==> flow/design.v <==
module ntt_16point(
    input wire clk,
    input wire rst,
    input wire start,
    input wire [111:0] data_in,
    output reg done,
    output reg [6:0] result_0,
    output reg [6:0] result_1,
    output reg [6:0] result_2,
    output reg [6:0] result_3,
    output reg [6:0] result_4,
    output reg [6:0] result_5,
    output reg [6:0] result_6,
    output reg [6:0] result_7,
    output reg [6:0] result_8,
    output reg [6:0] result_9,
    output reg [6:0] result_10,
    output reg [6:0] result_11,
    output reg [6:0] result_12,
    output reg [6:0] result_13,
    output reg [6:0] result_14,
    output reg [6:0] result_15
);
    localparam Q = 97;
    wire [6:0] omega [0:15];
    wire [6:0] input_data [0:15];
    reg [6:0] data [0:15];
    reg [3:0] stage;
    reg [4:0] i;
    reg computing;
    reg [3:0] m, k, j;
    reg [6:0] t, u, tw;
    reg [4:0] twiddle_idx;
    assign omega[0] = 1;
    assign omega[1] = 27;
    assign omega[2] = 50;
    assign omega[3] = 41;
    assign omega[4] = 96;
    assign omega[5] = 70;
    assign omega[6] = 47;
    assign omega[7] = 56;
    assign omega[8] = 1;
    assign omega[9] = 27;
    assign omega[10] = 50;
    assign omega[11] = 41;
    assign omega[12] = 96;
    assign omega[13] = 70;
    assign omega[14] = 47;
    assign omega[15] = 56;
    genvar gk;
    generate
        for (gk = 0; gk < 16; gk = gk + 1) begin : g_in
            assign input_data[gk] = data_in[7*gk +: 7];
        end
    endgenerate
    function [6:0] mod_mult;
        input [6:0] a;
        input [6:0] b;
        reg [13:0] temp;
        begin
            temp = a * b;
            mod_mult = temp % Q;
        end
    endfunction
    function [6:0] mod_add;
        input [6:0] a;
        input [6:0] b;
        reg [7:0] temp;
        begin
            temp = a + b;
            if (temp >= Q)
                mod_add = temp - Q;
            else
                mod_add = temp[6:0];
        end
    endfunction
    function [6:0] mod_sub;
        input [6:0] a;
        input [6:0] b;
        reg signed [7:0] temp;
        begin
            temp = a - b;
            if (temp < 0)
                mod_sub = temp + Q;
            else
                mod_sub = temp[6:0];
        end
    endfunction
    function [3:0] bit_reverse;
        input [3:0] idx;
        begin
            bit_reverse = {idx[0], idx[1], idx[2], idx[3]};
        end
    endfunction
    always @(posedge clk) begin
        if (rst) begin
            done <= 0;
            computing <= 0;
            stage <= 0;
            i <= 0;
        end else begin
            if (start && !computing) begin
                data[0] <= input_data[bit_reverse(0)];
                data[1] <= input_data[bit_reverse(1)];
                data[2] <= input_data[bit_reverse(2)];
                data[3] <= input_data[bit_reverse(3)];
                data[4] <= input_data[bit_reverse(4)];
                data[5] <= input_data[bit_reverse(5)];
                data[6] <= input_data[bit_reverse(6)];
                data[7] <= input_data[bit_reverse(7)];
                data[8] <= input_data[bit_reverse(8)];
                data[9] <= input_data[bit_reverse(9)];
                data[10] <= input_data[bit_reverse(10)];
                data[11] <= input_data[bit_reverse(11)];
                data[12] <= input_data[bit_reverse(12)];
                data[13] <= input_data[bit_reverse(13)];
                data[14] <= input_data[bit_reverse(14)];
                data[15] <= input_data[bit_reverse(15)];
                computing <= 1;
                done <= 0;
                stage <= 0;
                i <= 0;
            end else if (computing) begin
                if (stage < 4) begin
                    if (i < 16) begin
                        m = 1 << stage;   
                        k = i >> (stage + 1);   
                        j = i & ((1 << (stage + 1)) - 1);   
                        if (j < m) begin
                            twiddle_idx = (j << (4 - stage - 1)) & 15;
                            tw = omega[twiddle_idx];
                            t = mod_mult(tw, data[i + m]);
                            u = data[i];
                            data[i] <= mod_add(u, t);
                            data[i + m] <= mod_sub(u, t);
                        end
                        i <= i + 1;
                    end else begin
                        i <= 0;
                        stage <= stage + 1;
                    end
                end else begin
                    result_0 <= data[0];
                    result_1 <= data[1];
                    result_2 <= data[2];
                    result_3 <= data[3];
                    result_4 <= data[4];
                    result_5 <= data[5];
                    result_6 <= data[6];
                    result_7 <= data[7];
                    result_8 <= data[8];
                    result_9 <= data[9];
                    result_10 <= data[10];
                    result_11 <= data[11];
                    result_12 <= data[12];
                    result_13 <= data[13];
                    result_14 <= data[14];
                    result_15 <= data[15];
                    done <= 1;
                    computing <= 0;
                end
            end
        end
    end
endmodule
# ---- Tool chain data of ntt_16point
# Tool output for the design above before and after an edit, in the order of the flow.
# Lines under "orig" count in the file above, lines under "edited" in the edited file.
# "change" is "edited" less "orig", of the values as shown; "change_rel_pct" is that difference over "orig", in percent.
# Library cell names are shortened.
# A cell with -- has no value.
dict set report inputs {
  design {ntt_16point}
  clk_port {clk}
  library {sky130hd}
  pvt_corner {tt_025C_1v80}
}

# ---- Diff
# The edit as a unified diff against the file above.
# The edited RTL no longer does the same as the RTL above: the edit was made by script, with no optimisation intended.
# begin of diff
@@ -135,5 +135,5 @@
                             data[i + m] <= mod_sub(u, t);
                         end
-                        i <= i + 1;
+                        i <= i - 1;
                     end else begin
                         i <= 0;
# end of diff

# ---- Word-level counts
# Source: Yosys, flattened and elaborated, memories not mapped. Widths are those after wreduce. Print and check cells do not count. Equal cells are merged and count once.
# Yosys's memory passes give these memory sizes; they may raise the number of words (mostly to a power of two), join words into wider ones and drop unused or constant bits.
# element orig edited change change_rel_pct
set bits {}
lappend bits {regBits 11 11 0 0.00}
lappend bits {mem_bits_rw 112 112 0 0.00}
lappend bits {n_memories 1 1 0 0.00}
lappend bits {in_bits 115 115 0 0.00}
lappend bits {word_cells 140 140 0 0.00}
# element orig edited change change_rel_pct
set op_classes {}
lappend op_classes {addsub 10 10 0 0.00}
lappend op_classes {multipliers 1 1 0 0.00}
lappend op_classes {n_div 1 1 0 0.00}
lappend op_classes {compare 5 5 0 0.00}
lappend op_classes {n_eq 15 15 0 0.00}
lappend op_classes {shift 3 3 0 0.00}
lappend op_classes {mux 79 79 0 0.00}
lappend op_classes {logic 5 5 0 0.00}
lappend op_classes {reduce_and_logical 16 16 0 0.00}
# cell orig edited change change_rel_pct
set op_table {}
lappend op_table {{adder 5 x 1 -> 5 bit with constant B} 1 0 -1 -100.00}
lappend op_table {{subtractor 5 x 1 -> 5 bit with constant B} 0 1 1 --}
lappend op_table {{2-to-1 mux 7 bit} 52 52 0 0.00}
lappend op_table {{2-to-1 mux 4 bit} 14 14 0 0.00}
lappend op_table {{2-to-1 mux 1 bit} 11 11 0 0.00}
lappend op_table {{OR reduction 2 bit} 9 9 0 0.00}
lappend op_table {{== test 4 bit with constant B} 8 8 0 0.00}
lappend op_table {{== test 4 x 3 -> 1 bit with constant B} 4 4 0 0.00}
lappend op_table {{NOT 1 bit} 4 4 0 0.00}
lappend op_table {{== test 4 x 2 -> 1 bit with constant B} 2 2 0 0.00}
lappend op_table {{AND reduction 2 bit} 2 2 0 0.00}
lappend op_table {{adder 4 x 1 -> 5 bit with constant B} 1 1 0 0.00}
lappend op_table {{adder 4 bit} 1 1 0 0.00}
lappend op_table {{adder 7 x 6 -> 7 bit with constant B} 1 1 0 0.00}
lappend op_table {{adder 7 x 7 -> 8 bit} 1 1 0 0.00}
lappend op_table {{bitwise AND 4 bit} 1 1 0 0.00}
lappend op_table {{== test 4 x 1 -> 1 bit with constant B} 1 1 0 0.00}
lappend op_table {{>= comparator 8 x 7 -> 1 bit with constant B} 1 1 0 0.00}
lappend op_table {{logical AND 1 bit} 1 1 0 0.00}
lappend op_table {{zero test 1 bit} 1 1 0 0.00}
lappend op_table {{zero test 4 bit} 1 1 0 0.00}
lappend op_table {{< comparator 4 x 3 -> 1 bit with constant B} 1 1 0 0.00}
lappend op_table {{< comparator 4 bit} 1 1 0 0.00}
lappend op_table {{< comparator 5 bit with constant B} 1 1 0 0.00}
lappend op_table {{< comparator 8 x 1 -> 1 bit with constant B} 1 1 0 0.00}
lappend op_table {{modulo 14 x 7 -> 32 bit with constant B} 1 1 0 0.00}
lappend op_table {{multiplier 7 x 7 -> 14 bit} 1 1 0 0.00}
lappend op_table {{2-to-1 mux 5 bit} 1 1 0 0.00}
# The list need not be complete.

# ---- Depth
# Yosys ltp: most cells in a row. Word level: on the elaborated netlist, between registers, memories and ports. Mapped: between sequential cells and ports; inverters and the memories' decode and read muxes count.
# element orig edited change change_rel_pct
set logic_depth {}
lappend logic_depth {depth_word 25 25 0 0.00}
lappend logic_depth {abc_area 0 0 -- --}
lappend logic_depth {depth_mapped 78 79 1 1.28}
lappend logic_depth {mapped_depth_nobuf 72 71 -1 -1.39}

# ---- Netlist
# The flow's flattened synthesis, as Yosys stat reports it; memories are mapped. The netlist is that of the ABC_AREA named above (0 if unset); the other value can give another one.
# element orig edited change change_rel_pct
set synth_totals {}
lappend synth_totals {cell_count 1653 1645 -8 -0.48}
lappend synth_totals {area_mm2 0.0169175 0.0169488 0.0000313 0.19}
lappend synth_totals {seqArea_mm2 0.0070267 0.0070267 0.0000000 0.00}
lappend synth_totals {ff_cells 239 239 0 0.00}
# cell orig edited change change_rel_pct
set types {}
lappend types {a21oi_1 69 116 47 68.12}
lappend types {nor2_1 122 157 35 28.69}
lappend types {a31oi_1 45 11 -34 -75.56}
lappend types {nand2_1 248 217 -31 -12.50}
lappend types {a211oi_1 12 35 23 191.67}
lappend types {and3_1 9 32 23 255.56}
lappend types {and2_1 31 14 -17 -54.84}
lappend types {mux2i_1 31 15 -16 -51.61}
lappend types {nand3_1 66 57 -9 -13.64}
lappend types {o211ai_1 52 43 -9 -17.31}
lappend types {mux2_2 1 10 9 900.00}
lappend types {nor3_1 28 20 -8 -28.57}
lappend types {or2_2 6 14 8 133.33}
lappend types {clkbuf_1 67 60 -7 -10.45}
lappend types {nor2b_1 27 20 -7 -25.93}
lappend types {nand2b_1 10 16 6 60.00}
lappend types {o21a_1 9 4 -5 -55.56}
lappend types {nor4_1 6 11 5 83.33}
# The list need not be complete.

# ---- Timing after synthesis
# Source: OpenSTA report_checks on the synthesized netlist (no wires, ideal clock, input and output delay 20% of the period each), path of least setup slack; recovery checks are left aside. Register names are those of the netlist, which keeps one name where synthesis merged equal registers.
# element orig edited change change_rel_pct
set synth_timing {}
lappend synth_timing {path_type {register to register} {register to register} -- --}
lappend synth_timing {start {register stage[2]} {register stage[0]} -- --}
lappend synth_timing {end {memory data[2][6]} {memory data[4][4]} -- --}
lappend synth_timing {clock_period_ns 16.0 16.0 0.0 0.00}
lappend synth_timing {t_first_pin_ns 0.000 0.000 0.000 --}
lappend synth_timing {arrival_time_ns 16.409 16.656 0.247 1.51}
lappend synth_timing {required_ns 15.732 15.726 -0.006 -0.04}
lappend synth_timing {setup_slack_ns -0.677 -0.930 -0.253 --}
lappend synth_timing {delay_ns 16.677 16.930 0.253 1.52}
lappend synth_timing {path_stages 71 67 -4 -5.63}
lappend synth_timing {synth_period_reached_ns 16.677 16.93 0.253 1.52}
# "delay_ns" = arrival - input delay + setup time.
# "path_stages" counts driving pins, that of a launching flip-flop among them; a cell with two outputs on the path counts twice.
# "synth_period_reached_ns" = period - worst setup slack (recovery checks aside). The figure is calculated, with input and output delays left at 20% of the set period.
# Between the ends stands the longest chain of elaborated cells between them, by number of cells; it is not shown to be the way that was timed. Of several equally long chains one is given.
# Each line given opens the expression or statement behind the cell; cells for indexed reads and writes are added by Yosys, which also makes memories of some case tables.
# At most two assigning lines are given for a register; there are more.
dict set report synth_between_orig {
  path_cell_list {dfxtp_1 -> clkbuf_1 -> or2_2 -> nor3_1 -> ha_1 -> clkbuf_1 -> buf_1 -> clkbuf_1 -> mux4_2 -> mux2i_1 -> a21oi_1 -> nand2_1 -> fa_1 -> fa_1 -> inv_1 -> fa_1 -> fa_1 -> ha_1 -> [35 not listed] -> nor2_2 -> mux2_1 -> fa_1 -> nor2_1 -> nor2_1 -> nor2_1 -> nor2_1 -> xnor2_1 -> nand2_1 -> o31ai_1 -> mux2i_1 -> a21oi_1 -> nor2_1 -> xnor2_1 -> clkbuf_1 -> nand2_1 -> o211ai_1 -> o21ai_0}
  elab_chain_cells 25
}
# element line_no
set synth_rtl_orig {}
lappend synth_rtl_orig {{start: declaration} 28} ;# reg [3:0] stage;
lappend synth_rtl_orig {{start: assignment} 99} ;# stage <= 0;
lappend synth_rtl_orig {{start: assignment} 140} ;# stage <= stage + 1;
lappend synth_rtl_orig {{adder 4 x 1 -> 5 bit} 128} ;# j = i & ((1 << (stage + 1)) - 1);
lappend synth_rtl_orig {{<< shifter 1 x 5 -> 4 bit} 128}
lappend synth_rtl_orig {{subtractor 4 x 1 -> 4 bit} 128}
lappend synth_rtl_orig {{bitwise AND 4 bit} 128}
lappend synth_rtl_orig {{<< shifter 4 x 32 -> 4 bit} 130} ;# twiddle_idx = (j << (4 - stage - 1)) & 15;
lappend synth_rtl_orig {{== test 4 bit} 131} ;# tw = omega[twiddle_idx];
lappend synth_rtl_orig {{OR reduction 2 bit} --}
lappend synth_rtl_orig {{[11 not listed]} --}
lappend synth_rtl_orig {{2-to-1 mux 7 bit} 71} ;# if (temp >= Q)
lappend synth_rtl_orig {{2-to-1 mux 7 bit} 129} ;# if (j < m) begin
lappend synth_rtl_orig {{2-to-1 mux 7 bit} 125} ;# if (i < 16) begin
lappend synth_rtl_orig {{2-to-1 mux 7 bit} 124} ;# if (stage < 4) begin
lappend synth_rtl_orig {{2-to-1 mux 7 bit} 123} ;# end else if (computing) begin
lappend synth_rtl_orig {{2-to-1 mux 7 bit} 102} ;# if (start && !computing) begin
lappend synth_rtl_orig {{2-to-1 mux 7 bit} 96} ;# if (rst) begin
lappend synth_rtl_orig {{end: declaration} 27} ;# reg [6:0] data [0:15];
dict set report synth_between_edited {
  path_cell_list {dfxtp_1 -> clkbuf_1 -> nor4_1 -> ha_1 -> clkbuf_1 -> clkbuf_1 -> clkbuf_1 -> mux4_2 -> mux2_2 -> a21oi_1 -> or2_2 -> fa_1 -> fa_1 -> inv_1 -> fa_1 -> fa_1 -> ha_1 -> buf_2 -> [31 not listed] -> ha_1 -> inv_1 -> fa_1 -> nor2_1 -> nor2_1 -> nor2_1 -> nor2_1 -> xnor2_1 -> nand2_1 -> o31ai_1 -> mux2i_1 -> a21oi_1 -> nor3b_1 -> xor2_1 -> clkbuf_1 -> nor2_1 -> a211oi_1 -> a21oi_1}
  elab_chain_cells 25
}
# element line_no
set synth_rtl_edited {}
lappend synth_rtl_edited {{start: declaration} 28} ;# reg [3:0] stage;
lappend synth_rtl_edited {{start: assignment} 99} ;# stage <= 0;
lappend synth_rtl_edited {{start: assignment} 140} ;# stage <= stage + 1;
lappend synth_rtl_edited {{adder 4 x 1 -> 5 bit} 128} ;# j = i & ((1 << (stage + 1)) - 1);
lappend synth_rtl_edited {{<< shifter 1 x 5 -> 4 bit} 128}
lappend synth_rtl_edited {{subtractor 4 x 1 -> 4 bit} 128}
lappend synth_rtl_edited {{bitwise AND 4 bit} 128}
lappend synth_rtl_edited {{<< shifter 4 x 32 -> 4 bit} 130} ;# twiddle_idx = (j << (4 - stage - 1)) & 15;
lappend synth_rtl_edited {{== test 4 bit} 131} ;# tw = omega[twiddle_idx];
lappend synth_rtl_edited {{OR reduction 2 bit} --}
lappend synth_rtl_edited {{[11 not listed]} --}
lappend synth_rtl_edited {{2-to-1 mux 7 bit} 71} ;# if (temp >= Q)
lappend synth_rtl_edited {{2-to-1 mux 7 bit} 129} ;# if (j < m) begin
lappend synth_rtl_edited {{2-to-1 mux 7 bit} 125} ;# if (i < 16) begin
lappend synth_rtl_edited {{2-to-1 mux 7 bit} 124} ;# if (stage < 4) begin
lappend synth_rtl_edited {{2-to-1 mux 7 bit} 123} ;# end else if (computing) begin
lappend synth_rtl_edited {{2-to-1 mux 7 bit} 102} ;# if (start && !computing) begin
lappend synth_rtl_edited {{2-to-1 mux 7 bit} 96} ;# if (rst) begin
lappend synth_rtl_edited {{end: declaration} 27} ;# reg [6:0] data [0:15];

# ---- Timing after layout
# From the final timing report of each run of set A: the path of least setup slack in the routed layout; clock arrival at registers is part of the times.
# element orig edited change change_rel_pct
set layout_timing {}
lappend layout_timing {path_type {register to register} {register to register} -- --}
lappend layout_timing {start {register stage[3]} {register stage[1]} -- --}
lappend layout_timing {end {memory data[5][4]} {memory data[8][4]} -- --}
lappend layout_timing {clock_period_ns 15.7 15.7 0.0 0.00}
lappend layout_timing {t_first_pin_ns 0.55 0.59 0.04 7.27}
lappend layout_timing {arrival_time_ns 15.94 15.91 -0.03 -0.19}
lappend layout_timing {required_ns 16.00 16.01 0.01 0.06}
lappend layout_timing {setup_slack_ns 0.06 0.10 0.04 --}
lappend layout_timing {path_stages 72 68 -4 -5.56}
# Between the ends stands the longest chain of elaborated cells between them, by number of cells; it is not shown to be the way that was timed. Of several equally long chains one is given.
# At most two assigning lines are given for a register; there are more.
dict set report layout_between_orig {
  path_cell_list {dfxtp_2 -> or2_4 -> nor3_4 -> ha_4 -> fa_2 -> buf_12 -> buf_6 -> mux4_2 -> nor2b_4 -> a211oi_2 -> a21oi_2 -> nand2_1 -> fa_1 -> fa_1 -> inv_1 -> fa_1 -> fa_1 -> ha_4 -> [36 not listed] -> fa_2 -> nor2_1 -> nor2_1 -> nor2_1 -> nor2_2 -> o21bai_1 -> a21oi_1 -> xnor2_1 -> o31ai_2 -> o31ai_1 -> a21oi_2 -> nor3b_2 -> xor2_2 -> buf_6 -> buf_12 -> nor2_1 -> a21oi_1 -> mux2i_1}
  elab_chain_cells 25
}
# element line_no
set layout_rtl_orig {}
lappend layout_rtl_orig {{start: declaration} 28} ;# reg [3:0] stage;
lappend layout_rtl_orig {{start: assignment} 99} ;# stage <= 0;
lappend layout_rtl_orig {{start: assignment} 140} ;# stage <= stage + 1;
lappend layout_rtl_orig {{adder 4 x 1 -> 5 bit} 128} ;# j = i & ((1 << (stage + 1)) - 1);
lappend layout_rtl_orig {{<< shifter 1 x 5 -> 4 bit} 128}
lappend layout_rtl_orig {{subtractor 4 x 1 -> 4 bit} 128}
lappend layout_rtl_orig {{bitwise AND 4 bit} 128}
lappend layout_rtl_orig {{<< shifter 4 x 32 -> 4 bit} 130} ;# twiddle_idx = (j << (4 - stage - 1)) & 15;
lappend layout_rtl_orig {{== test 4 bit} 131} ;# tw = omega[twiddle_idx];
lappend layout_rtl_orig {{OR reduction 2 bit} --}
lappend layout_rtl_orig {{[11 not listed]} --}
lappend layout_rtl_orig {{2-to-1 mux 7 bit} 71} ;# if (temp >= Q)
lappend layout_rtl_orig {{2-to-1 mux 7 bit} 129} ;# if (j < m) begin
lappend layout_rtl_orig {{2-to-1 mux 7 bit} 125} ;# if (i < 16) begin
lappend layout_rtl_orig {{2-to-1 mux 7 bit} 124} ;# if (stage < 4) begin
lappend layout_rtl_orig {{2-to-1 mux 7 bit} 123} ;# end else if (computing) begin
lappend layout_rtl_orig {{2-to-1 mux 7 bit} 102} ;# if (start && !computing) begin
lappend layout_rtl_orig {{2-to-1 mux 7 bit} 96} ;# if (rst) begin
lappend layout_rtl_orig {{end: declaration} 27} ;# reg [6:0] data [0:15];
dict set report layout_between_edited {
  path_cell_list {dfxtp_4 -> nor4_4 -> buf_4 -> ha_4 -> fa_2 -> buf_12 -> buf_6 -> mux4_2 -> mux2i_1 -> buf_4 -> nor2_1 -> a21oi_2 -> or2_4 -> fa_1 -> fa_1 -> inv_2 -> fa_1 -> fa_2 -> [32 not listed] -> inv_2 -> fa_2 -> nor2_2 -> nor2_1 -> nor2_1 -> nor2_2 -> o21bai_1 -> a21oi_1 -> xnor2_1 -> o31ai_2 -> o31ai_2 -> a21oi_4 -> nor3b_4 -> xor2_2 -> buf_6 -> nor2_4 -> a211oi_2 -> a21oi_2}
  elab_chain_cells 25
}
# element line_no
set layout_rtl_edited {}
lappend layout_rtl_edited {{start: declaration} 28} ;# reg [3:0] stage;
lappend layout_rtl_edited {{start: assignment} 99} ;# stage <= 0;
lappend layout_rtl_edited {{start: assignment} 140} ;# stage <= stage + 1;
lappend layout_rtl_edited {{adder 4 x 1 -> 5 bit} 128} ;# j = i & ((1 << (stage + 1)) - 1);
lappend layout_rtl_edited {{<< shifter 1 x 5 -> 4 bit} 128}
lappend layout_rtl_edited {{subtractor 4 x 1 -> 4 bit} 128}
lappend layout_rtl_edited {{bitwise AND 4 bit} 128}
lappend layout_rtl_edited {{<< shifter 4 x 32 -> 4 bit} 130} ;# twiddle_idx = (j << (4 - stage - 1)) & 15;
lappend layout_rtl_edited {{== test 4 bit} 131} ;# tw = omega[twiddle_idx];
lappend layout_rtl_edited {{OR reduction 2 bit} --}
lappend layout_rtl_edited {{[11 not listed]} --}
lappend layout_rtl_edited {{2-to-1 mux 7 bit} 71} ;# if (temp >= Q)
lappend layout_rtl_edited {{2-to-1 mux 7 bit} 129} ;# if (j < m) begin
lappend layout_rtl_edited {{2-to-1 mux 7 bit} 125} ;# if (i < 16) begin
lappend layout_rtl_edited {{2-to-1 mux 7 bit} 124} ;# if (stage < 4) begin
lappend layout_rtl_edited {{2-to-1 mux 7 bit} 123} ;# end else if (computing) begin
lappend layout_rtl_edited {{2-to-1 mux 7 bit} 102} ;# if (start && !computing) begin
lappend layout_rtl_edited {{2-to-1 mux 7 bit} 96} ;# if (rst) begin
lappend layout_rtl_edited {{end: declaration} 27} ;# reg [6:0] data [0:15];

# ---- Flow runs
# Runs of the flow (Yosys, OpenROAD) on both versions; the two runs of a pair have the same settings. The constraints put input and output delay at 20% of the set period each and load the outputs with 0.01 pF.
dict set report settings_set_A {
  period_ns 15.7
  CAP_MARGIN 20
  CORE_MARGIN 2
  CORE_UTILIZATION 40
  SLEW_MARGIN 20
}
# element orig edited change change_rel_pct
set measured_set_A {}
lappend measured_set_A {synth_area_mm2 0.0169175 0.0169488 0.0000313 0.19}
lappend measured_set_A {design_die_area_mm2 0.0439552 0.0440349 0.0000797 0.18}
lappend measured_set_A {post_route_stdcell_area_mm2 0.0226692 0.0233049 0.0006357 2.80}
lappend measured_set_A {utilization_frac 0.542 0.557 0.015 --}
lappend measured_set_A {fin_ws_ns 0.058 0.099 0.041 --}
lappend measured_set_A {tns_ns 0.000 0.000 0.000 --}
lappend measured_set_A {hold_worst_slack_ns 0.460 0.468 0.008 --}
lappend measured_set_A {power_total_w 0.003136 0.003685 0.000549 17.51}
lappend measured_set_A {period_reached_ns 15.642 15.601 -0.041 -0.26}
dict set report settings_set_B {
  ABC_AREA 0
  CELL_PAD_IN_SITES_DETAIL_PLACEMENT 1
  CORE_UTILIZATION 29
  CTS_CLUSTER_SIZE 35
  GPL_ROUTABILITY_DRIVEN 1
  PLACE_DENSITY_LB_ADDON 0.07
  SLEW_MARGIN 0
  period_ns 24.0
  CAP_MARGIN 20
  CORE_MARGIN 2
}
# element orig edited change change_rel_pct
set measured_set_B {}
lappend measured_set_B {synth_area_mm2 0.0169175 0.0169488 0.0000313 0.19}
lappend measured_set_B {design_die_area_mm2 0.060285 0.0603931 0.0001081 0.18}
lappend measured_set_B {post_route_stdcell_area_mm2 0.0211928 0.0212254 0.0000326 0.15}
lappend measured_set_B {utilization_frac 0.367 0.368 0.001 --}
lappend measured_set_B {fin_ws_ns 4.651 4.417 -0.234 --}
lappend measured_set_B {tns_ns 0.000 0.000 0.000 --}
lappend measured_set_B {hold_worst_slack_ns 0.462 0.462 0.000 --}
lappend measured_set_B {power_total_w 0.001866 0.002135 0.000269 14.42}
lappend measured_set_B {period_reached_ns 19.349 19.583 0.234 1.21}
# "period_reached_ns" is the run's clock period less its worst setup slack. It is reckoned from that one timing run; input and output delays stay at 20% of the period that was set.
# "power_total_w" is the tool's figure for a default switching activity; nothing was simulated.
